==> flow/design.v <==
`timescale 1ns / 1ps
package ascon_pkg;
    typedef logic [0:4][63:0] t_state_array;
    typedef logic [0:11][7:0] t_constant_addition;
    typedef logic [0:31][7:0] t_substitution;
    /*verilator lint_off UNUSEDPARAM*/
    localparam t_constant_addition C_LUT_ADDITION = {
        8'hF0,
        8'hE1,
        8'hD2,
        8'hC3,
        8'hB4,
        8'hA5,
        8'h96,
        8'h87,
        8'h78,
        8'h69,
        8'h5A,
        8'h4B
    };
    localparam t_substitution C_LUT_SBOX = {
        8'h04,
        8'h0B,
        8'h1F,
        8'h14,
        8'h1A,
        8'h15,
        8'h09,
        8'h02,
        8'h1B,
        8'h05,
        8'h08,
        8'h12,
        8'h1D,
        8'h03,
        8'h06,
        8'h1C,
        8'h1E,
        8'h13,
        8'h07,
        8'h0E,
        8'h00,
        8'h0D,
        8'h11,
        8'h18,
        8'h10,
        8'h0C,
        8'h01,
        8'h19,
        8'h16,
        8'h0A,
        8'h0F,
        8'h17
    };
    /*verilator lint_on UNUSEDPARAM*/
endpackage : ascon_pkg
`timescale 1ns / 1ps
module ascon_fsm (
    input  logic                clock,                        
    input  logic                reset_n,                      
    input  logic                i_sys_enable,                 
    input  logic                i_start,                      
    input  logic                i_data_valid,                 
    input  logic unsigned [3:0] i_round_count,                
    input  logic unsigned [1:0] i_block_count,                
    output logic                o_valid_cipher,               
    output logic                o_done,                       
    output logic                o_mux_select,                 
    output logic                o_enable_xor_data_begin,      
    output logic                o_enable_xor_key_begin,       
    output logic                o_enable_xor_key_end,         
    output logic                o_enable_xor_lsb_end,         
    output logic                o_enable_state_reg,           
    output logic                o_enable_cipher_reg,          
    output logic                o_enable_tag_reg,             
    output logic                o_enable_round_counter,       
    output logic                o_reset_round_counter_to_6,   
    output logic                o_reset_round_counter_to_0,   
    output logic                o_enable_block_counter,       
    output logic                o_reset_block_counter,        
    output logic                o_ready                       
);
    typedef enum logic unsigned [4:0] {
        STATE_IDLE,                      
        STATE_CONFIGURATION,             
        STATE_START_INITIALIZATION,      
        STATE_PROCESS_INITIALIZATION,    
        STATE_END_INITIALIZATION,        
        STATE_IDLE_ASSOCIATED_DATA,      
        STATE_START_ASSOCIATED_DATA,     
        STATE_PROCESS_ASSOCIATED_DATA,   
        STATE_END_ASSOCIATED_DATA,       
        STATE_IDLE_PLAIN_TEXT,           
        STATE_START_PLAIN_TEXT,          
        STATE_PROCESS_PLAIN_TEXT,        
        STATE_END_PLAIN_TEXT,            
        STATE_IDLE_FINALIZATION,         
        STATE_START_FINALIZATION,        
        STATE_PROCESS_FINALIZATION,      
        STATE_END_FINALIZATION           
    } type_state_e;
    logic next_o_valid_cipher;               
    logic next_o_done;                       
    logic next_o_mux_select;                 
    logic next_o_enable_xor_data_begin;      
    logic next_o_enable_xor_key_begin;       
    logic next_o_enable_xor_key_end;         
    logic next_o_enable_xor_lsb_end;         
    logic next_o_enable_state_reg;           
    logic next_o_enable_cipher_reg;          
    logic next_o_enable_tag_reg;             
    logic next_o_enable_round_counter;       
    logic next_o_reset_round_counter_to_6;   
    logic next_o_reset_round_counter_to_0;   
    logic next_o_enable_block_counter;       
    logic next_o_reset_block_counter;        
    type_state_e
        current_state,   
        next_state;      
    always_ff @(posedge clock or negedge reset_n) begin
        if (!reset_n) begin
            current_state <= STATE_IDLE;
        end
        else if (i_sys_enable) begin
            current_state <= next_state;
        end
        else begin
            current_state <= STATE_IDLE;
        end
    end
    assign o_ready = (current_state == STATE_IDLE_ASSOCIATED_DATA) || (current_state == STATE_IDLE_PLAIN_TEXT) ||
        (current_state == STATE_IDLE_FINALIZATION);
    always_comb begin
        next_state = STATE_IDLE;
        unique case (current_state)
            STATE_IDLE: begin
                if (i_start) begin
                    next_state = STATE_CONFIGURATION;
                end
            end
            STATE_CONFIGURATION: begin
                next_state = STATE_START_INITIALIZATION;
            end
            STATE_START_INITIALIZATION: begin
                next_state = STATE_PROCESS_INITIALIZATION;
            end
            STATE_PROCESS_INITIALIZATION: begin
                if (i_round_count >= 4'h9) begin
                    next_state = STATE_END_INITIALIZATION;
                end
                else begin
                    next_state = STATE_PROCESS_INITIALIZATION;
                end
            end
            STATE_END_INITIALIZATION: begin
                next_state = STATE_IDLE_ASSOCIATED_DATA;
            end
            STATE_IDLE_ASSOCIATED_DATA: begin
                if (i_data_valid) begin
                    next_state = STATE_START_ASSOCIATED_DATA;
                end
                else begin
                    next_state = STATE_IDLE_ASSOCIATED_DATA;
                end
            end
            STATE_START_ASSOCIATED_DATA: begin
                next_state = STATE_PROCESS_ASSOCIATED_DATA;
            end
            STATE_PROCESS_ASSOCIATED_DATA: begin
                if (i_round_count >= 4'h9) begin
                    next_state = STATE_END_ASSOCIATED_DATA;
                end
                else begin
                    next_state = STATE_PROCESS_ASSOCIATED_DATA;
                end
            end
            STATE_END_ASSOCIATED_DATA: begin
                next_state = STATE_IDLE_PLAIN_TEXT;
            end
            STATE_IDLE_PLAIN_TEXT: begin
                if (i_data_valid) begin
                    next_state = STATE_START_PLAIN_TEXT;
                end
                else begin
                    next_state = STATE_IDLE_PLAIN_TEXT;
                end
            end
            STATE_START_PLAIN_TEXT: begin
                next_state = STATE_PROCESS_PLAIN_TEXT;
            end
            STATE_PROCESS_PLAIN_TEXT: begin
                if (i_round_count >= 4'h9) begin
                    next_state = STATE_END_PLAIN_TEXT;
                end
                else begin
                    next_state = STATE_PROCESS_PLAIN_TEXT;
                end
            end
            STATE_END_PLAIN_TEXT: begin
                if (i_block_count >= 2'b11) begin
                    next_state = STATE_IDLE_FINALIZATION;
                end
                else begin
                    next_state = STATE_IDLE_PLAIN_TEXT;
                end
            end
            STATE_IDLE_FINALIZATION: begin
                if (i_data_valid) begin
                    next_state = STATE_START_FINALIZATION;
                end
                else begin
                    next_state = STATE_IDLE_FINALIZATION;
                end
            end
            STATE_START_FINALIZATION: begin
                next_state = STATE_PROCESS_FINALIZATION;
            end
            STATE_PROCESS_FINALIZATION: begin
                if (i_round_count >= 4'h9) begin
                    next_state = STATE_END_FINALIZATION;
                end
                else begin
                    next_state = STATE_PROCESS_FINALIZATION;
                end
            end
            STATE_END_FINALIZATION: begin
                next_state = STATE_IDLE;
            end
            /*verilator coverage_off*/
            default: begin
                next_state = STATE_IDLE;
            end
            /*verilator coverage_on*/
        endcase
    end
    always_comb begin
        next_o_valid_cipher             = 0;
        next_o_done                     = 0;
        next_o_mux_select               = 1;
        next_o_enable_xor_data_begin    = 0;
        next_o_enable_xor_key_begin     = 0;
        next_o_enable_xor_key_end       = 0;
        next_o_enable_xor_lsb_end       = 0;
        next_o_enable_state_reg         = 1;
        next_o_enable_cipher_reg        = 0;
        next_o_enable_tag_reg           = 0;
        next_o_enable_round_counter     = 0;
        next_o_reset_round_counter_to_6 = 0;
        next_o_reset_round_counter_to_0 = 0;
        next_o_enable_block_counter     = 0;
        next_o_reset_block_counter      = 0;
        unique case (current_state)
            STATE_IDLE: begin
                next_o_enable_state_reg = 0;
            end
            STATE_CONFIGURATION: begin
                next_o_enable_state_reg         = 0;
                next_o_mux_select               = 0;
                next_o_reset_round_counter_to_0 = 1;
            end
            STATE_START_INITIALIZATION: begin
                next_o_mux_select           = 0;
                next_o_enable_round_counter = 1;
            end
            STATE_PROCESS_INITIALIZATION: begin
                next_o_enable_round_counter = 1;
            end
            STATE_END_INITIALIZATION: begin
                next_o_enable_xor_key_end = 1;
            end
            STATE_IDLE_ASSOCIATED_DATA: begin
                next_o_enable_state_reg         = 0;
                next_o_reset_round_counter_to_6 = 1;
            end
            STATE_START_ASSOCIATED_DATA: begin
                next_o_enable_round_counter  = 1;
                next_o_enable_xor_data_begin = 1;
            end
            STATE_PROCESS_ASSOCIATED_DATA: begin
                next_o_enable_round_counter = 1;
            end
            STATE_END_ASSOCIATED_DATA: begin
                next_o_enable_xor_lsb_end  = 1;
                next_o_reset_block_counter = 1;
            end
            STATE_IDLE_PLAIN_TEXT: begin
                next_o_enable_state_reg         = 0;
                next_o_reset_round_counter_to_6 = 1;
            end
            STATE_START_PLAIN_TEXT: begin
                next_o_enable_round_counter  = 1;
                next_o_enable_xor_data_begin = 1;
                next_o_enable_block_counter  = 1;
                next_o_enable_cipher_reg     = 1;
                next_o_valid_cipher          = 1;
            end
            STATE_PROCESS_PLAIN_TEXT: begin
                next_o_enable_round_counter = 1;
            end
            STATE_END_PLAIN_TEXT: begin
                next_o_enable_round_counter = 1;
            end
            STATE_IDLE_FINALIZATION: begin
                next_o_enable_round_counter     = 1;
                next_o_enable_state_reg         = 0;
                next_o_reset_round_counter_to_0 = 1;
            end
            STATE_START_FINALIZATION: begin
                next_o_enable_round_counter  = 1;
                next_o_enable_xor_data_begin = 1;
                next_o_enable_xor_key_begin  = 1;
                next_o_enable_cipher_reg     = 1;
                next_o_valid_cipher          = 1;
            end
            STATE_PROCESS_FINALIZATION: begin
                next_o_enable_round_counter = 1;
            end
            STATE_END_FINALIZATION: begin
                next_o_enable_xor_key_end = 1;
                next_o_enable_tag_reg     = 1;
                next_o_done               = 1;
            end
            /*verilator coverage_off*/
            default: begin
                next_o_valid_cipher             = 0;
                next_o_done                     = 0;
                next_o_mux_select               = 1;
                next_o_enable_xor_data_begin    = 0;
                next_o_enable_xor_key_begin     = 0;
                next_o_enable_xor_key_end       = 0;
                next_o_enable_xor_lsb_end       = 0;
                next_o_enable_state_reg         = 1;
                next_o_enable_cipher_reg        = 0;
                next_o_enable_tag_reg           = 0;
                next_o_enable_round_counter     = 0;
                next_o_reset_round_counter_to_6 = 0;
                next_o_reset_round_counter_to_0 = 0;
                next_o_enable_block_counter     = 0;
                next_o_reset_block_counter      = 0;
            end
            /*verilator coverage_on*/
        endcase
    end
    always_ff @(posedge clock or negedge reset_n) begin
        if (!reset_n) begin
            o_valid_cipher             <= 0;
            o_done                     <= 0;
            o_mux_select               <= 1;
            o_enable_xor_data_begin    <= 0;
            o_enable_xor_key_begin     <= 0;
            o_enable_xor_key_end       <= 0;
            o_enable_xor_lsb_end       <= 0;
            o_enable_state_reg         <= 0;
            o_enable_cipher_reg        <= 0;
            o_enable_tag_reg           <= 0;
            o_enable_round_counter     <= 0;
            o_reset_round_counter_to_6 <= 0;
            o_reset_round_counter_to_0 <= 0;
            o_enable_block_counter     <= 0;
            o_reset_block_counter      <= 0;
        end
        else if (i_sys_enable) begin
            o_valid_cipher             <= next_o_valid_cipher;
            o_done                     <= next_o_done;
            o_mux_select               <= next_o_mux_select;
            o_enable_xor_data_begin    <= next_o_enable_xor_data_begin;
            o_enable_xor_key_begin     <= next_o_enable_xor_key_begin;
            o_enable_xor_key_end       <= next_o_enable_xor_key_end;
            o_enable_xor_lsb_end       <= next_o_enable_xor_lsb_end;
            o_enable_state_reg         <= next_o_enable_state_reg;
            o_enable_cipher_reg        <= next_o_enable_cipher_reg;
            o_enable_tag_reg           <= next_o_enable_tag_reg;
            o_enable_round_counter     <= next_o_enable_round_counter;
            o_reset_round_counter_to_6 <= next_o_reset_round_counter_to_6;
            o_reset_round_counter_to_0 <= next_o_reset_round_counter_to_0;
            o_enable_block_counter     <= next_o_enable_block_counter;
            o_reset_block_counter      <= next_o_reset_block_counter;
        end
        else begin
            o_valid_cipher             <= 0;
            o_done                     <= 0;
            o_mux_select               <= 1;
            o_enable_xor_data_begin    <= 0;
            o_enable_xor_key_begin     <= 0;
            o_enable_xor_key_end       <= 0;
            o_enable_xor_lsb_end       <= 0;
            o_enable_state_reg         <= 0;
            o_enable_cipher_reg        <= 0;
            o_enable_tag_reg           <= 0;
            o_enable_round_counter     <= 0;
            o_reset_round_counter_to_6 <= 0;
            o_reset_round_counter_to_0 <= 0;
            o_enable_block_counter     <= 0;
            o_reset_block_counter      <= 0;
        end
    end
endmodule
`timescale 1ns / 1ps
module xor_begin
(
    input  logic         [319:0]         i_state,             
    input  logic         [ 63:0] i_data,              
    input  logic         [127:0] i_key,               
    input  logic                 i_enable_xor_key,    
    input  logic                 i_enable_xor_data,   
    output logic         [319:0]         o_state              
);
    assign o_state[319:256] = i_enable_xor_data ? (i_state[319:256] ^ i_data) : i_state[319:256];
    assign o_state[255:192] = i_enable_xor_key ? (i_state[255:192] ^ i_key[127:64]) : i_state[255:192];
    assign o_state[191:128] = i_enable_xor_key ? (i_state[191:128] ^ i_key[63:0]) : i_state[191:128];
    assign o_state[127:64] = i_state[127:64];
    assign o_state[63:0] = i_state[63:0];
endmodule
`timescale 1ns / 1ps
module xor_end
(
    input  logic         [319:0]         i_state,            
    input  logic         [127:0] i_key,              
    input  logic                 i_enable_xor_key,   
    input  logic                 i_enable_xor_lsb,   
    output logic         [319:0]         o_state             
);
    logic [63:0] state_part_4_xored_with_lsb;   
    assign state_part_4_xored_with_lsb = {i_state[63:1], i_state[0] ^ i_enable_xor_lsb};
    assign o_state[319:256] = i_state[319:256];
    assign o_state[255:192] = i_state[255:192];
    assign o_state[191:128] = i_state[191:128];
    assign o_state[127:64] = i_enable_xor_key ? (i_state[127:64] ^ i_key[127:64]) : i_state[127:64];
    assign
        o_state[63:0] = i_enable_xor_key ? (state_part_4_xored_with_lsb ^ i_key[63:0]) : state_part_4_xored_with_lsb;
endmodule
`timescale 1ns / 1ps
module addition_layer
(
    input  logic         [3:0] i_round,   
    input  logic         [319:0]       i_state,   
    output logic         [319:0]       o_state    
);
    assign o_state[319:256] = i_state[319:256];
    assign o_state[255:192] = i_state[255:192];
    logic [7:0] s_round_constant;   
    always_comb begin
        case (i_round)
            4'd0 : s_round_constant = 8'hF0;
            4'd1 : s_round_constant = 8'hE1;
            4'd2 : s_round_constant = 8'hD2;
            4'd3 : s_round_constant = 8'hC3;
            4'd4 : s_round_constant = 8'hB4;
            4'd5 : s_round_constant = 8'hA5;
            4'd6 : s_round_constant = 8'h96;
            4'd7 : s_round_constant = 8'h87;
            4'd8 : s_round_constant = 8'h78;
            4'd9 : s_round_constant = 8'h69;
            4'd10: s_round_constant = 8'h5A;
            4'd11: s_round_constant = 8'h4B;
            default: s_round_constant = 8'h00;
        endcase
    end
    assign o_state[191:128] = i_state[191:128] ^ {56'h00000000000000, s_round_constant};
    assign o_state[127:64] = i_state[127:64];
    assign o_state[63:0] = i_state[63:0];
endmodule
`timescale 1ns / 1ps
module sbox
(
    input  logic unsigned [4:0] i_data,   
    output logic          [4:0] o_data    
);
    always_comb begin
        case (i_data)
            5'd0 : o_data = 5'h04;
            5'd1 : o_data = 5'h0B;
            5'd2 : o_data = 5'h1F;
            5'd3 : o_data = 5'h14;
            5'd4 : o_data = 5'h1A;
            5'd5 : o_data = 5'h15;
            5'd6 : o_data = 5'h09;
            5'd7 : o_data = 5'h02;
            5'd8 : o_data = 5'h1B;
            5'd9 : o_data = 5'h05;
            5'd10: o_data = 5'h08;
            5'd11: o_data = 5'h12;
            5'd12: o_data = 5'h1D;
            5'd13: o_data = 5'h03;
            5'd14: o_data = 5'h06;
            5'd15: o_data = 5'h1C;
            5'd16: o_data = 5'h1E;
            5'd17: o_data = 5'h13;
            5'd18: o_data = 5'h07;
            5'd19: o_data = 5'h0E;
            5'd20: o_data = 5'h00;
            5'd21: o_data = 5'h0D;
            5'd22: o_data = 5'h11;
            5'd23: o_data = 5'h18;
            5'd24: o_data = 5'h10;
            5'd25: o_data = 5'h0C;
            5'd26: o_data = 5'h01;
            5'd27: o_data = 5'h19;
            5'd28: o_data = 5'h16;
            5'd29: o_data = 5'h0A;
            5'd30: o_data = 5'h0F;
            5'd31: o_data = 5'h17;
            default: o_data = 5'h00;
        endcase
    end
endmodule
`timescale 1ns / 1ps
module substitution_layer
#(
    parameter int G_NUM_SBOXES = 64   
) (
    input  logic         [319:0] i_state,   
    output logic         [319:0] o_state    
);
    for (genvar i = 0; i < G_NUM_SBOXES; i = i + 1) begin : g_sbox
        sbox sbox_i (
            .i_data({i_state[256+i], i_state[192+i], i_state[128+i], i_state[64+i], i_state[0+i]}),
            .o_data({o_state[256+i], o_state[192+i], o_state[128+i], o_state[64+i], o_state[0+i]})
        );
    end
endmodule
`timescale 1ns / 1ps
module diffusion_layer
(
    input  logic         [319:0] i_state,   
    output logic         [319:0] o_state    
);
    assign o_state[319:256] = i_state[319:256] ^ {i_state[274:256], i_state[319:275]} ^ {i_state[283:256], i_state[319:284]};
    assign o_state[255:192] = i_state[255:192] ^ {i_state[252:192], i_state[255:253]} ^ {i_state[230:192], i_state[255:231]};
    assign o_state[191:128] = i_state[191:128] ^ {i_state[128], i_state[191:129]} ^ {i_state[133:128], i_state[191:134]};
    assign o_state[127:64] = i_state[127:64] ^ {i_state[73:64], i_state[127:74]} ^ {i_state[80:64], i_state[127:81]};
    assign o_state[63:0] = i_state[63:0] ^ {i_state[6:0], i_state[63:7]} ^ {i_state[40:0], i_state[63:41]};
endmodule
 `timescale 1ns / 1ps
module permutation
(
    input  logic                 clock,                     
    input  logic                 reset_n,                   
    input  logic                 i_sys_enable,              
    input  logic                 i_mux_select,              
    input  logic                 i_enable_xor_key_begin,    
    input  logic                 i_enable_xor_data_begin,   
    input  logic                 i_enable_xor_key_end,      
    input  logic                 i_enable_xor_lsb_end,      
    input  logic                 i_enable_cipher_reg,       
    input  logic                 i_enable_tag_reg,          
    input  logic                 i_enable_state_reg,        
    input  logic         [319:0]         i_state,                   
    input  logic         [  3:0] i_round,                   
    input  logic         [ 63:0] i_data,                    
    input  logic         [127:0] i_key,                     
    output logic         [319:0]         o_state,                   
    output logic         [ 63:0] o_cipher,                  
    output logic         [127:0] o_tag                      
);
    logic         [319:0]
        state_mux_output,                    
        state_xor_begin_output,              
        state_adder_output,                  
        state_substitution_layer_output,     
        state_diffusion_output,              
        state_xor_end_output,                
        state_output_reg;                    
    logic [ 63:0] o_cipher_reg;              
    logic [127:0] o_tag_reg;                 
    assign state_mux_output = (i_mux_select == 1'b0) ? i_state : state_output_reg;
    xor_begin xor_begin_1 (
        .i_state          (state_mux_output),
        .i_data           (i_data),
        .i_key            (i_key),
        .i_enable_xor_key (i_enable_xor_key_begin),
        .i_enable_xor_data(i_enable_xor_data_begin),
        .o_state          (state_xor_begin_output)
    );
    addition_layer addition_layer_1 (
        .i_round(i_round),
        .i_state(state_xor_begin_output),
        .o_state(state_adder_output)
    );
    substitution_layer #(
        .G_NUM_SBOXES(64)
    ) substitution_layer_1 (
        .i_state(state_adder_output),
        .o_state(state_substitution_layer_output)
    );
    diffusion_layer diffusion_layer_1 (
        .i_state(state_substitution_layer_output),
        .o_state(state_diffusion_output)
    );
    xor_end xor_end_1 (
        .i_state         (state_diffusion_output),
        .i_key           (i_key),
        .i_enable_xor_key(i_enable_xor_key_end),
        .i_enable_xor_lsb(i_enable_xor_lsb_end),
        .o_state         (state_xor_end_output)
    );
    always_ff @(posedge clock or negedge reset_n) begin
        if (!reset_n) begin
            state_output_reg <= '0;
            o_cipher_reg     <= 0;
            o_tag_reg        <= 0;
        end
        else if (i_sys_enable) begin
            if (i_enable_state_reg) begin
                state_output_reg <= state_xor_end_output;
            end
            if (i_enable_cipher_reg) begin
                o_cipher_reg <= state_xor_begin_output[319:256];
            end
            if (i_enable_tag_reg) begin
                o_tag_reg <= {state_xor_end_output[127:64], state_xor_end_output[63:0]};
            end
        end
        else begin
            state_output_reg <= '0;
            o_cipher_reg     <= 0;
            o_tag_reg        <= 0;
        end
    end
    assign o_state  = state_output_reg;
    assign o_cipher = o_cipher_reg;
    assign o_tag    = o_tag_reg;
endmodule
`timescale 1ns / 1ps
module ascon
(
    input  logic         clock,            
    input  logic         reset_n,          
    input  logic         i_sys_enable,     
    input  logic         i_start,          
    input  logic         i_data_valid,     
    input  logic [ 63:0] i_data,           
    input  logic [127:0] i_key,            
    input  logic [127:0] i_nonce,          
    output logic [ 63:0] o_cipher,         
    output logic [127:0] o_tag,            
    output logic         o_valid_cipher,   
    output logic         o_done,           
    output logic         o_ready           
);
    logic
        s_mux_select,                       
        s_enable_xor_data_begin,            
        s_enable_xor_key_begin,             
        s_enable_xor_key_end,               
        s_enable_xor_lsb_end,               
        s_enable_state_reg,                 
        s_enable_cipher_reg,                
        s_enable_tag_reg,                   
        s_enable_round_counter,             
        s_reset_round_counter_to_6,         
        s_reset_round_counter_to_0,         
        s_enable_block_counter,             
        s_reset_block_counter,              
        s_valid_cipher,                     
        reg_valid_cipher,                   
        s_done,                             
        reg_done;                           
    logic         [319:0]       o_state;            
    logic         [3:0] reg_round_counter;  
    logic         [1:0] reg_block_counter;  
    ascon_fsm ascon_fsm_inst (
        .clock                     (clock),
        .reset_n                   (reset_n),
        .i_sys_enable              (i_sys_enable),
        .i_start                   (i_start),
        .i_data_valid              (i_data_valid),
        .i_round_count             (reg_round_counter),
        .i_block_count             (reg_block_counter),
        .o_valid_cipher            (s_valid_cipher),
        .o_done                    (s_done),
        .o_mux_select              (s_mux_select),
        .o_enable_xor_data_begin   (s_enable_xor_data_begin),
        .o_enable_xor_key_begin    (s_enable_xor_key_begin),
        .o_enable_xor_key_end      (s_enable_xor_key_end),
        .o_enable_xor_lsb_end      (s_enable_xor_lsb_end),
        .o_enable_state_reg        (s_enable_state_reg),
        .o_enable_cipher_reg       (s_enable_cipher_reg),
        .o_enable_tag_reg          (s_enable_tag_reg),
        .o_enable_round_counter    (s_enable_round_counter),
        .o_reset_round_counter_to_6(s_reset_round_counter_to_6),
        .o_reset_round_counter_to_0(s_reset_round_counter_to_0),
        .o_enable_block_counter    (s_enable_block_counter),
        .o_reset_block_counter     (s_reset_block_counter),
        .o_ready                   (o_ready)
    );
    permutation permutation_inst (
        .clock                  (clock),
        .reset_n                (reset_n),
        .i_sys_enable           (i_sys_enable),
        .i_mux_select           (s_mux_select),
        .i_enable_xor_key_begin (s_enable_xor_key_begin),
        .i_enable_xor_data_begin(s_enable_xor_data_begin),
        .i_enable_xor_key_end   (s_enable_xor_key_end),
        .i_enable_xor_lsb_end   (s_enable_xor_lsb_end),
        .i_enable_cipher_reg    (s_enable_cipher_reg),
        .i_enable_tag_reg       (s_enable_tag_reg),
        .i_enable_state_reg     (s_enable_state_reg),
        .i_state                ({i_data, i_key[127:64], i_key[63:0], i_nonce[127:64], i_nonce[63:0]}),
        .i_round                (reg_round_counter),
        .i_data                 (i_data),
        .i_key                  (i_key),
        .o_state                (o_state),
        .o_cipher               (o_cipher),
        .o_tag                  (o_tag)
    );
    always_ff @(posedge clock or negedge reset_n) begin
        if (!reset_n) begin
            reg_round_counter <= 4'b0;
            reg_block_counter <= 2'b0;
            reg_valid_cipher  <= 1'b0;
            reg_done          <= 1'b0;
        end
        else if (i_sys_enable) begin
            reg_valid_cipher <= s_valid_cipher;
            reg_done         <= s_done;
            if (s_reset_round_counter_to_6) begin
                reg_round_counter <= 4'd6;
            end
            else if (s_reset_round_counter_to_0) begin
                reg_round_counter <= 4'b0;
            end
            else if (s_enable_round_counter) begin
                reg_round_counter <= reg_round_counter + 4'b0001;
            end
            if (s_reset_block_counter) begin
                reg_block_counter <= 2'b00;
            end
            else if (s_enable_block_counter) begin
                reg_block_counter <= reg_block_counter + 2'b01;
            end
        end
        else begin
            reg_round_counter <= 4'b0;
            reg_block_counter <= 2'b0;
            reg_valid_cipher  <= 1'b0;
            reg_done          <= 1'b0;
        end
    end
    assign o_valid_cipher = reg_valid_cipher;
    assign o_done         = reg_done;
endmodule
== Reports on ascon ==
What the tools print for ascon, step after step.
Lines are those of the file above, counted from 1.
Cell names lack the library's common part.
A cell with - has no value.

* Top: ascon
* Clock port: clock
* Standard-cell library: sky130hd
* Library corner: tt_025C_1v80

== Elaborated design ==
Yosys after proc, flatten, opt, wreduce and memory -nomap, before mapping. Memory bits, and registers merged into a memory's read port (data or address), are not among the register bits. Print and check cells are not counted.
Yosys's memory passes give these memory sizes; they may raise the number of words (mostly to a power of two), join words into wider ones and drop unused or constant bits.

* Word width x clocked read ports: 0
* Memory bits (writable): 0
* Bits of input ports: 325
* Memory bits (read-only): 10848
* Bits in latches: 0
* Register bits: 540
* Memories: 66
* Word-level cells: 180
* Output and inout port bits: 195

* Multiply operators: 0
* $add $sub $neg: 2
* Equal/unequal tests: 20
* Shifts and indexed selects: 0
* Mux-type cells: 47
* Bitwise operators: 17
* Order comparisons: 2
* Divide/modulo/power cells: 0
* Reductions and logical operators: 3

{| class="wikitable"
|+ Memory list
! memory !! words !! bits a word !! read ports !! write ports !! line !! text
|-
| (name not given) || 32 || 15 || 1 || 0 || 252 || <nowiki>unique case (current_state)</nowiki>
|-
| (name not given) || 32 || 5 || 1 || 0 || 470 || <nowiki>case (i_data)</nowiki>
|-
| (name not given) || 32 || 5 || 1 || 0 || 470 ||
|-
| (name not given) || 32 || 5 || 1 || 0 || 470 ||
|-
| (name not given) || 32 || 5 || 1 || 0 || 470 ||
|-
| (name not given) || 32 || 5 || 1 || 0 || 470 ||
|}

Further memories, not shown: 60.

{| class="wikitable"
|+ Operator list
! cell !! count
|-
| bitwise XOR 64 bit || 15
|-
| 2-to-1 mux 320 bit || 3
|-
| 2-to-1 mux 64 bit || 7
|-
| 2-to-1 mux 128 bit || 2
|-
| parallel mux 5 bit (select 16 bit) || 1
|-
| bitwise XOR 64 x 8 -> 64 bit || 1
|-
| equality test 5 x 4 -> 1 bit (second input constant) || 8
|-
| equality test 5 x 3 -> 1 bit (second input constant) || 4
|-
| 2-to-1 mux 4 bit || 5
|-
| 2-to-1 mux 1 bit || 18
|-
| 2-to-1 mux 2 bit || 6
|-
| equality test 5 x 2 -> 1 bit (second input constant) || 2
|-
| 2-to-1 mux 5 bit || 2
|-
| 2-to-1 mux 3 bit || 3
|-
| != test 2 x 1 -> 1 bit (second input constant) || 3
|-
| equality test 5 x 1 -> 1 bit (second input constant) || 1
|-
| zero test 5 bit || 1
|-
| adder 4 x 1 -> 4 bit (second input constant) || 1
|-
| != test 4 x 1 -> 1 bit (second input constant) || 1
|-
| greater-or-equal comparator 4 bit (second input constant) || 1
|-
| != test 3 x 1 -> 1 bit (second input constant) || 1
|-
| logical OR 1 bit || 2
|-
| adder 2 x 1 -> 2 bit (second input constant) || 1
|-
| greater-or-equal comparator 2 bit (second input constant) || 1
|-
| bitwise XOR 1 bit || 1
|}

== Longest topological paths ==
Longest topological path by Yosys (ltp), each cell counted once; first at word level (registers and memories cut), then after technology mapping (sequential cells cut; the memories' decode and read muxes count).

* Depth in word-level cells: 7
* ABC_AREA: 0
* Depth in mapped cells: 17

== Mapped cells and area ==
Yosys stat after the flow's synthesis: flattened, memories mapped to cells. It holds for the ABC_AREA given above (unset counts as 0); a run with the other value may have another netlist.

{| class="wikitable"
|+ Cells by type
! cell !! count
|-
| dfrtp_1 || 536
|-
| mux2i_1 || 694
|-
| xnor2_1 || 574
|-
| xnor3_1 || 165
|-
| nor2_1 || 569
|-
| a211oi_1 || 249
|-
| xor2_1 || 205
|-
| ha_1 || 137
|-
| a21oi_1 || 332
|-
| o21ai_0 || 299
|-
| nand2_1 || 372
|-
| maj3_1 || 100
|-
| nor2b_1 || 159
|-
| and3b_1 || 91
|-
| mux2_2 || 67
|-
| clkbuf_1 || 196
|-
| o21a_1 || 91
|-
| nand3b_1 || 88
|}

Other cell types: 54; their cells: 823.

* Flip-flop cells: 537
* Standard cells after synthesis: 5747
* Synthesis area: 52765.6 µm²

By module: a second synthesis without flattening, with its own total; a netlist apart from the flattened one above.

* Cells (unflattened synthesis): 5545
* Area total of the unflattened synthesis: 59244.3 µm²

Each row is one instance without its submodules.

{| class="wikitable"
|+ By module
! module !! cells !! area (µm²) !! times used
|-
| permutation || 2006 || 27320.0 || 1
|-
| sbox || 28 || 217.7 || 64
|-
| diffusion_layer || 320 || 7618.6 || 1
|-
| xor_begin || 533 || 3569.7 || 1
|-
| xor_end || 463 || 3205.6 || 1
|-
| addition_layer || 326 || 2453.6 || 1
|-
| ascon_fsm || 74 || 794.5 || 1
|-
| ascon || 31 || 349.1 || 1
|-
| substitution_layer #(G_NUM_SBOXES=64) || 0 || 0.0 || 1
|}

== Worst setup path after synthesis ==
Path of least setup slack by OpenSTA after synthesis, without wires, with an ideal clock, recovery checks aside; 20% of the period is set as input and as output delay. Where synthesis merged equal registers, the netlist keeps one of their names.

* Kind: input to register
* From: in i_nonce[45]
* To: reg permutation_inst.state_output_reg[198]
* Clock period: 10.0 ns
* Arrival time: 3.951 ns
* Buffers on the path: 0
* Delay of the path: 2.077 ns
* Launch time at the first pin: 2.000 ns
* Stages on the path: 9
* External input delay: 2.000 ns
* Library setup time: 0.126 ns
* Path slack: 5.923 ns
* Synthesis period reached: 4.077 ns

"delay of the path" = arrival - input delay + setup time.
"stages on the path": output pins that drive a net of the path, with the launching flip-flop's if there is one; two outputs of one cell count as two.
"synthesis period reached" is the clock period less the worst setup slack; recovery checks do not enter. This is arithmetic on one report: input and output delays are still those of the set period (20% each).
The rows between start and end are the longest chain of elaborated cells between them; the timing report does not say that the signal goes this way. Where chains are equally long, one stands for them.
Each line given opens the expression or statement behind the cell; cells for indexed reads and writes are added by Yosys, which also makes memories of some case tables.
A memory read counts as a cell of the chain, while the word-level depth stops at memories.
At most two assigning lines are given for a register; there are more.

* Cell sequence: mux2i_1 inv_1 ha_1 inv_1 mux2i_4 xor2_2 xnor3_1 and3_1 a311o_1
* Cells in the longest elaborated chain: 5

{| class="wikitable"
|+ Ends and longest elaborated chain, after synthesis
! element !! line !! text
|-
| from (decl) || 634 || <nowiki>input  logic [127:0] i_nonce,</nowiki>
|-
| 2-to-1 mux 320 bit || 566 || <nowiki>assign state_mux_output = (i_mux_select == 1'b0) ? i_state : state_output_reg;</nowiki>
|-
| memory (32 x 5 bit) || 470 || <nowiki>case (i_data)</nowiki>
|-
| bitwise XOR 64 bit || 529 || <nowiki>assign o_state[255:192] = i_state[255:192] ^ {i_state[252:192], i_state[255:253]} ^ {i_state[230:192], i_state ...</nowiki>
|-
| 2-to-1 mux 320 bit || 604 || <nowiki>if (i_enable_state_reg) begin</nowiki>
|-
| 2-to-1 mux 320 bit || 603 || <nowiki>else if (i_sys_enable) begin</nowiki>
|-
| to (assign) || 599 || <nowiki>state_output_reg <= '0;</nowiki>
|-
| to (assign) || 605 || <nowiki>state_output_reg <= state_xor_end_output;</nowiki>
|-
| to (decl) || 563 || <nowiki>state_output_reg;</nowiki>
|}

== Path in the finished layout ==
Path of least setup slack in the final report of record 1 (OpenROAD, finished layout, wires in). Where an end is a register, its clock arrival counts in the times.

* Kind: register to register
* From: reg ascon_fsm_inst.o_mux_select
* To: reg permutation_inst.state_output_reg[67]
* Arrival time: 5.15 ns
* Path slack: 1.21 ns
* Library setup time: 0.15 ns
* Stages on the path: 12
* Buffers on the path: 2
* Launch time at the first pin: 0.65 ns
* Clock period: 5.85 ns

The rows between start and end are the longest chain of elaborated cells between them; the timing report does not say that the signal goes this way. Where chains are equally long, one stands for them.
A memory read counts as a cell of the chain, while the word-level depth stops at memories.
At most two assigning lines are given for a register; there are more.

* Cell sequence: dfstp_4 buf_12 buf_4 mux2_2 ha_1 inv_1 a211oi_1 xor2_1 xnor2_1 xor2_1 xnor2_1 a21oi_1
* Cells in the longest elaborated chain: 11

{| class="wikitable"
|+ Ends and longest elaborated chain, post-layout
! element !! line !! text
|-
| from (decl) || 68 || <nowiki>output logic                o_mux_select,</nowiki>
|-
| from (assign) || 348 || <nowiki>o_mux_select               <= 1;</nowiki>
|-
| from (assign) || 365 || <nowiki>o_mux_select               <= next_o_mux_select;</nowiki>
|-
| 2-to-1 mux 320 bit || 566 || <nowiki>assign state_mux_output = (i_mux_select == 1'b0) ? i_state : state_output_reg;</nowiki>
|-
| bitwise XOR 64 bit || 410 || <nowiki>assign o_state[191:128] = i_enable_xor_key ? (i_state[191:128] ^ i_key[63:0]) : i_state[191:128];</nowiki>
|-
| 2-to-1 mux 64 bit || 410 ||
|-
| bitwise XOR 64 x 8 -> 64 bit || 459 || <nowiki>assign o_state[191:128] = i_state[191:128] ^ {56'h00000000000000, s_round_constant};</nowiki>
|-
| memory (32 x 5 bit) || 470 || <nowiki>case (i_data)</nowiki>
|-
| bitwise XOR 64 bit x2 || 531 || <nowiki>assign o_state[127:64] = i_state[127:64] ^ {i_state[73:64], i_state[127:74]} ^ {i_state[80:64], i_state[127:81 ...</nowiki>
|-
| bitwise XOR 64 bit || 428 || <nowiki>assign o_state[127:64] = i_enable_xor_key ? (i_state[127:64] ^ i_key[127:64]) : i_state[127:64];</nowiki>
|-
| 2-to-1 mux 64 bit || 428 ||
|-
| 2-to-1 mux 320 bit || 604 || <nowiki>if (i_enable_state_reg) begin</nowiki>
|-
| 2-to-1 mux 320 bit || 603 || <nowiki>else if (i_sys_enable) begin</nowiki>
|-
| to (assign) || 599 || <nowiki>state_output_reg <= '0;</nowiki>
|-
| to (assign) || 605 || <nowiki>state_output_reg <= state_xor_end_output;</nowiki>
|-
| to (decl) || 563 || <nowiki>state_output_reg;</nowiki>
|}

Data sheet: physical implementation of ascon

Settings and measured results of 3 stored flow runs for module ascon (sky130hd), not sorted in any way. The constraints put input and output delay at 20% of the set period each and load the outputs with 0.01 pF.
"achieved clock period" = clock period - worst setup slack. The figure is calculated, with input and output delays left at 20% of the set period.
"worst path time" is the time allowed to the run's worst setup path (the clock period less input and output delay, where it has them) less its slack. Clock arrival times count: a late capture clock shortens it, a late launch clock lengthens it.

=== Record 1 ===
{| class="wikitable"
! Setting !! Value
|-
| CORE_UTILIZATION || 53
|-
| period_ns || 5.85
|-
| CAP_MARGIN || 20
|-
| CORE_MARGIN || 2
|-
| SLEW_MARGIN || 20
|-
! Result !! Value
|-
| Worst path time || 4.64 ns
|-
| Class of the worst setup path || register to register
|-
| Lowest setup slack || 1.209 ns
|-
| Area inside the die boundary || 102096.0 µm²
|-
| Chip area after synthesis (Yosys) || 52765.6 µm²
|-
| Utilization after layout || 63.0%
|-
| Achieved clock period || 4.641 ns
|-
| Worst hold slack || 0.498 ns
|}

=== Record 2 ===
{| class="wikitable"
! Setting !! Value
|-
| CAP_MARGIN || 15
|-
| CELL_PAD_IN_SITES_DETAIL_PLACEMENT || 2
|-
| CELL_PAD_IN_SITES_GLOBAL_PLACEMENT || 1
|-
| CORE_ASPECT_RATIO || 1.15
|-
| CORE_UTILIZATION || 45
|-
| CTS_CLUSTER_DIAMETER || 340
|-
| CTS_CLUSTER_SIZE || 75
|-
| GPL_ROUTABILITY_DRIVEN || 0
|-
| GPL_TIMING_DRIVEN || 1
|-
| MAX_ROUTING_LAYER || met5
|-
| PLACE_DENSITY_LB_ADDON || 0.01
|-
| SETUP_SLACK_MARGIN || 0.15
|-
| SLEW_MARGIN || 40
|-
| TNS_END_PERCENT || 5
|-
| period_ns || 10.4
|-
| CORE_MARGIN || 2
|-
! Result !! Value
|-
| Worst path time || 5.32 ns
|-
| Class of the worst setup path || register to register
|-
| Lowest setup slack || 5.079 ns
|-
| Area inside the die boundary || 120018.0 µm²
|-
| Chip area after synthesis (Yosys) || 52765.6 µm²
|-
| Utilization after layout || 52.0%
|-
| Achieved clock period || 5.321 ns
|-
| Worst hold slack || 0.543 ns
|}

=== Record 3 ===
{| class="wikitable"
! Setting !! Value
|-
| ABC_AREA || 1
|-
| CAP_MARGIN || 10
|-
| CELL_PAD_IN_SITES_GLOBAL_PLACEMENT || 1
|-
| CORE_ASPECT_RATIO || 0.5
|-
| CORE_MARGIN || 8
|-
| CORE_UTILIZATION || 19
|-
| CTS_CLUSTER_SIZE || 10
|-
| PLACE_DENSITY || 0.53
|-
| SETUP_SLACK_MARGIN || 1.56
|-
| period_ns || 8.52
|-
| SLEW_MARGIN || 20
|-
! Result !! Value
|-
| Worst path time || 5.50 ns
|-
| Class of the worst setup path || register to register
|-
| Lowest setup slack || 3.021 ns
|-
| Area inside the die boundary || 288852.0 µm²
|-
| Chip area after synthesis (Yosys) || 51476.9 µm²
|-
| Utilization after layout || 23.4%
|-
| Achieved clock period || 5.499 ns
|-
| Worst hold slack || 0.478 ns
|}
